==> flow/design.v <==
module PWM_duty_cycle (
    input clk,            
    input rst,            
    input pwm_in,         
    output reg [7:0] duty_cycle   
);
    reg [15:0] high_count, total_count;   
    reg pwm_prev;        
    reg update_flag;     
    reg first_period;    
    always @(posedge clk or posedge rst) begin
        if (rst) begin
            high_count <= 0;
            total_count <= 0;
            duty_cycle <= 0;
            pwm_prev <= 0;
            update_flag <= 0;
            first_period <= 1;   
        end else begin
            total_count <= total_count + 1;
            if (pwm_in) high_count <= high_count + 1;
            if (pwm_prev && ~pwm_in) begin
                if (!first_period && total_count > 0) begin
                    duty_cycle <= (high_count * 100) / total_count;   
                end
                first_period <= 0;   
                high_count <= 0;
                total_count <= 0;
            end
            pwm_prev <= pwm_in;   
        end
    end
endmodule
== Tool chain data of PWM_duty_cycle ==
What the tools print for PWM_duty_cycle, step after step.
Lines are those of the file above, counted from 1.
Operators carry their Yosys type and port widths (W data, S select, Z words).
Not given: n/a
Inputs
  top module: PWM_duty_cycle
  clock port: clk
  library: sky130hd
  timing corner: tt_025C_1v80

== After elaboration ==
Source: Yosys, flattened and elaborated, memories not mapped. Widths are those after wreduce. Registers that Yosys merges into a memory's read port (data or address) are not register bits. Print and check cells do not count. Equal cells are merged and count once.
Word-level totals
  register bits: 42
  bits of input ports: 3
  output and inout bits: 8
  elaborated cells: 19
Operators by class
  add/subtract/negate cells: 2
  $mul: 1
  div/mod/pow operators: 1
  magnitude comparators: 1
  mux-type cells: 3
  bitwise logic cells: 1
  reduce/logical cells: 5
Operator list (count)
  $div A32 B16 Y32: 1
  $mul A16 B5 Y21 const B: 1
  $mux W16: 3
  $add A16 B1 Y16 const B: 2
  $gt A16 B1 Y1 const B: 1
  $logic_and A1 B1 Y1: 2
  $reduce_and A2 Y1: 1
  $reduce_bool A2 Y1: 1
  $not A1 Y1: 1
  $logic_not A1 Y1: 1

== Logic depth ==
Yosys ltp: most cells in a row. Word level: on the elaborated netlist, between registers, memories and ports. Mapped: between sequential cells and ports; inverters and the memories' decode and read muxes count.
Logic depth
  word-level depth: 3
  ABC_AREA: 0
  depth in mapped cells: 619
  gate-level depth less buffers: 549

== Synthesis result ==
Yosys stat after the flow's synthesis: flattened, memories mapped to cells. It holds for the ABC_AREA given above (unset counts as 0); a run with the other value may have another netlist.
Cell types
  sky130_fd_sc_hd__ha_1: count 448, area in all 5.61E+03 µm²
  sky130_fd_sc_hd__a21oi_1: count 573, area in all 2867.75 µm²
  sky130_fd_sc_hd__xnor2_1: count 316, area in all 2.77E+03 µm²
  sky130_fd_sc_hd__nor2_1: count 594, area in all 2.23E+03 µm²
  sky130_fd_sc_hd__a21o_1: count 223, area in all 1.67E+03 µm²
  sky130_fd_sc_hd__o21ai_0: count 320, area in all 1.6E+03 µm²
  sky130_fd_sc_hd__nand2_1: count 401, area in all 1.51E+03 µm²
  sky130_fd_sc_hd__xor2_1: count 165, area in all 1.45E+03 µm²
  sky130_fd_sc_hd__mux2_2: count 115, area in all 1.29E+03 µm²
  sky130_fd_sc_hd__dfrtp_1: count 41, area in all 1.03E+03 µm²
  sky130_fd_sc_hd__nor3_1: count 174, area in all 870.835 µm²
  sky130_fd_sc_hd__nand3_1: count 168, area in all 840.806 µm²
  sky130_fd_sc_hd__nand4_1: count 124, area in all 775.744 µm²
  sky130_fd_sc_hd__inv_1: count 199, area in all 746.966 µm²
  sky130_fd_sc_hd__o21a_1: count 96, area in all 720.691 µm²
  sky130_fd_sc_hd__nand2b_1: count 102, area in all 638.112 µm²
  sky130_fd_sc_hd__mux2i_1: count 44, area in all 440.422 µm²
  sky130_fd_sc_hd__and2_1: count 70, area in all 437.92 µm²
Not listed: further types 174, cells in them 1433.
Synthesis totals
  mapped cells: 5606
  cell area after synthesis: 40039.7 µm²
  sequential area: 1052.3 µm²
  flip-flops: 42
  buffer cells: 175

== Worst setup path after synthesis ==
Source: OpenSTA report_checks on the synthesized netlist (no wires, ideal clock, input and output delay 20% of the period each), path of least setup slack; recovery checks are left aside. Register names are those of the netlist, which keeps one name where synthesis merged equal registers.
Timing after synthesis
  kind: flip-flop to flip-flop
  start point: reg high_count[2]
  end point: reg duty_cycle[0]
  clock period: 110.0 ns
  library setup time: 0.151 ns
  time at the first pin: 0.000 ns
  arrival: 100.543 ns
  data required time: 109.849 ns
  path slack: 9.306 ns
  path delay: 100.694 ns
  driving pins on the path: 598
  buffers on the path: 69
  synthesis period reached: 100.694 ns
"path delay" = arrival - input delay + setup time.
"driving pins on the path": output pins that drive a net of the path, with the launching flip-flop's if there is one; two outputs of one cell count as two.
"synthesis period reached" is the clock period less the worst setup slack; recovery checks do not enter. This is arithmetic on one report: input and output delays are still those of the set period (20% each).
Between the ends stands the longest chain of elaborated cells between them, by number of cells; it is not shown to be the way that was timed. Of several equally long chains one is given.
Each line given opens the expression or statement behind the cell; cells for indexed reads and writes are added by Yosys, which also makes memories of some case tables.
At most two assigning lines are given for a register; there are more.
Between the ends, after synthesis
  cell sequence: sky130_fd_sc_hd__dfrtp_1 sky130_fd_sc_hd__clkbuf_1 sky130_fd_sc_hd__inv_1 sky130_fd_sc_hd__ha_1 sky130_fd_sc_hd__ha_1 sky130_fd_sc_hd__ha_1 sky130_fd_sc_hd__inv_1 sky130_fd_sc_hd__fa_1 sky130_fd_sc_hd__nand2b_1 sky130_fd_sc_hd__a21bo_4 sky130_fd_sc_hd__a21oi_1 sky130_fd_sc_hd__xnor2_1 sky130_fd_sc_hd__and4_2 sky130_fd_sc_hd__nand3_1 sky130_fd_sc_hd__or4_1 sky130_fd_sc_hd__a32oi_1 sky130_fd_sc_hd__nor2_1 sky130_fd_sc_hd__ha_1 [562 not listed] sky130_fd_sc_hd__nand3_1 sky130_fd_sc_hd__nand4b_2 sky130_fd_sc_hd__buf_2 sky130_fd_sc_hd__buf_2 sky130_fd_sc_hd__nor2_1 sky130_fd_sc_hd__a21oi_1 sky130_fd_sc_hd__ha_1 sky130_fd_sc_hd__a21o_1 sky130_fd_sc_hd__a21o_1 sky130_fd_sc_hd__a21oi_1 sky130_fd_sc_hd__nand2_1 sky130_fd_sc_hd__nand2_1 sky130_fd_sc_hd__a21oi_1 sky130_fd_sc_hd__nor4_1 sky130_fd_sc_hd__nand3_1 sky130_fd_sc_hd__a211o_1 sky130_fd_sc_hd__a2111oi_1 sky130_fd_sc_hd__a41oi_1
  cells in the longest elaborated chain: 2
  elaborated cells between the ends (all ways): 2
  source lines of those cells: 1
  those cells by class: mul (1); div (1)
Ends and longest elaborated chain, after synthesis
  start: declaration: RTL line 7  | reg [15:0] high_count, total_count;
  start: assignment: RTL line 13  | high_count <= 0;
  start: assignment: RTL line 21  | if (pwm_in) high_count <= high_count + 1;
  $mul A16 B5 Y21: RTL line 24  | duty_cycle <= (high_count * 100) / total_count;
  $div A32 B16 Y32: RTL line 24
  end: assignment: RTL line 15  | duty_cycle <= 0;
  end: assignment: RTL line 24
  end: declaration: RTL line 5  | output reg [7:0] duty_cycle

== Path in the finished layout ==
From the final timing report of run 1: the path of least setup slack in the routed layout; clock arrival at registers is part of the times.
Timing after layout
  kind: flip-flop to flip-flop
  start point: reg high_count[2]
  end point: reg duty_cycle[0]
  clock period: 179.0 ns
  library setup time: 0.14 ns
  time at the first pin: 0.29 ns
  arrival: 114.58 ns
  data required time: 179.16 ns
  path slack: 64.58 ns
  driving pins on the path: 536
  buffers on the path: 9
Between the ends stands the longest chain of elaborated cells between them, by number of cells; it is not shown to be the way that was timed. Of several equally long chains one is given.
At most two assigning lines are given for a register; there are more.
Between the ends, after layout
  cell sequence: sky130_fd_sc_hd__dfrtp_1 sky130_fd_sc_hd__inv_1 sky130_fd_sc_hd__ha_1 sky130_fd_sc_hd__ha_1 sky130_fd_sc_hd__fa_1 sky130_fd_sc_hd__ha_1 sky130_fd_sc_hd__o211ai_1 sky130_fd_sc_hd__o21ai_2 sky130_fd_sc_hd__xnor2_1 sky130_fd_sc_hd__o21a_1 sky130_fd_sc_hd__o2111a_1 sky130_fd_sc_hd__nand4_1 sky130_fd_sc_hd__a32oi_1 sky130_fd_sc_hd__xnor2_1 sky130_fd_sc_hd__inv_1 sky130_fd_sc_hd__nor4_4 sky130_fd_sc_hd__nand2_1 sky130_fd_sc_hd__or4_1 [500 not listed] sky130_fd_sc_hd__nor3_2 sky130_fd_sc_hd__nand3_1 sky130_fd_sc_hd__nand4b_2 sky130_fd_sc_hd__buf_4 sky130_fd_sc_hd__nor2_1 sky130_fd_sc_hd__a21oi_1 sky130_fd_sc_hd__ha_1 sky130_fd_sc_hd__a21o_1 sky130_fd_sc_hd__a21o_1 sky130_fd_sc_hd__a21oi_1 sky130_fd_sc_hd__nand2_1 sky130_fd_sc_hd__nand2_1 sky130_fd_sc_hd__a21oi_1 sky130_fd_sc_hd__nor4_1 sky130_fd_sc_hd__nand3_1 sky130_fd_sc_hd__a211o_1 sky130_fd_sc_hd__a2111oi_1 sky130_fd_sc_hd__a41oi_1
  cells in the longest elaborated chain: 2
  elaborated cells between the ends (all ways): 2
  source lines of those cells: 1
  those cells by class: mul (1); div (1)
Ends and longest elaborated chain, after layout
  start: declaration: RTL line 7  | reg [15:0] high_count, total_count;
  start: assignment: RTL line 13  | high_count <= 0;
  start: assignment: RTL line 21  | if (pwm_in) high_count <= high_count + 1;
  $mul A16 B5 Y21: RTL line 24  | duty_cycle <= (high_count * 100) / total_count;
  $div A32 B16 Y32: RTL line 24
  end: assignment: RTL line 15  | duty_cycle <= 0;
  end: assignment: RTL line 24
  end: declaration: RTL line 5  | output reg [7:0] duty_cycle

Measured results for PWM_duty_cycle: 2 stored runs of the Yosys and OpenROAD flow on sky130hd. The settings differ; the order carries no meaning. The constraints put input and output delay at 20% of the set period each and load the outputs with 0.01 pF.
"achieved clock period (ns)" means the clock period less the worst setup slack. The figure is calculated, with input and output delays left at 20% of the set period.
"worst setup path time (ns)": the worst setup path's part of the clock period (all of it between registers, 20% less for each end at a port) less its slack. A launch clock that arrives late makes it longer, a capture clock that arrives late makes it shorter.

Flow files of run 1
==> flow/run.sh <==
#!/bin/bash
# the make line also repeats the synthesis and layout settings of config.mk as NAME=value (left out here)
make -C /OpenROAD-flow-scripts/flow DESIGN_CONFIG=/design/flow/config.mk WORK_HOME=/design/flow/orfs CLKGATE_MAP_FILE= finish
==> flow/config.mk <==
export PLATFORM = sky130hd
export DESIGN_NAME = PWM_duty_cycle
export DESIGN_NICKNAME = PWM_duty_cycle
export VERILOG_FILES = /design/flow/design.v
export SDC_FILE = /design/flow/constraint.sdc
export NUM_CORES = 4
export LEC_CHECK = 0
export CAP_MARGIN = 20
export CELL_PAD_IN_SITES_DETAIL_PLACEMENT = 0
export CELL_PAD_IN_SITES_GLOBAL_PLACEMENT = 3
export CORE_ASPECT_RATIO = 0.66
export CORE_MARGIN = 7
export CORE_UTILIZATION = 27
export CTS_CLUSTER_DIAMETER = 317
export CTS_CLUSTER_SIZE = 16
export GPL_ROUTABILITY_DRIVEN = 0
export GPL_TIMING_DRIVEN = 1
export HOLD_SLACK_MARGIN = -0.06
export MAX_ROUTING_LAYER = met4
export MIN_ROUTING_LAYER = met1
export PLACE_DENSITY = 0.93
export SETUP_SLACK_MARGIN = 0.82
export SLEW_MARGIN = 20
==> flow/constraint.sdc <==
create_clock -name core_clock -period 179.0 [get_ports {clk}]
set_input_delay 35.8000 -clock core_clock [delete_from_list [all_inputs] [get_ports {clk}]]
set_output_delay 35.8000 -clock core_clock [all_outputs]
set_load 0.01 [all_outputs]

report of run 1
yosys chip area after synthesis (um^2): 40039.7
finish__design__die__area: 159508.0
finish__design__instance__area__stdcell: 42064.1
finish__design__instance__utilization: 0.2866
finish__timing__setup__ws: 64.584
finish__timing__setup__tns: 0.000
finish__timing__hold__ws: 0.490
achieved clock period (ns): 114.416
worst setup path time (ns): 114.42
worst setup path kind: flip-flop to flip-flop

Flow files of run 2
==> flow/run.sh <==
#!/bin/bash
# the make line also repeats the synthesis and layout settings of config.mk as NAME=value (left out here)
make -C /OpenROAD-flow-scripts/flow DESIGN_CONFIG=/design/flow/config.mk WORK_HOME=/design/flow/orfs CLKGATE_MAP_FILE= finish
==> flow/config.mk <==
export PLATFORM = sky130hd
export DESIGN_NAME = PWM_duty_cycle
export DESIGN_NICKNAME = PWM_duty_cycle
export VERILOG_FILES = /design/flow/design.v
export SDC_FILE = /design/flow/constraint.sdc
export NUM_CORES = 4
export LEC_CHECK = 0
export ABC_AREA = 1
export CAP_MARGIN = 20
export CELL_PAD_IN_SITES_GLOBAL_PLACEMENT = 1
export CORE_MARGIN = 2
export CORE_UTILIZATION = 71
export GPL_ROUTABILITY_DRIVEN = 1
export MAX_ROUTING_LAYER = met5
export PLACE_DENSITY = 0.72
export SLEW_MARGIN = 20
export TNS_END_PERCENT = 10
==> flow/constraint.sdc <==
create_clock -name core_clock -period 64.8 [get_ports {clk}]
set_input_delay 12.9600 -clock core_clock [delete_from_list [all_inputs] [get_ports {clk}]]
set_output_delay 12.9600 -clock core_clock [all_outputs]
set_load 0.01 [all_outputs]

report of run 2: did not finish, place, GPL-0301
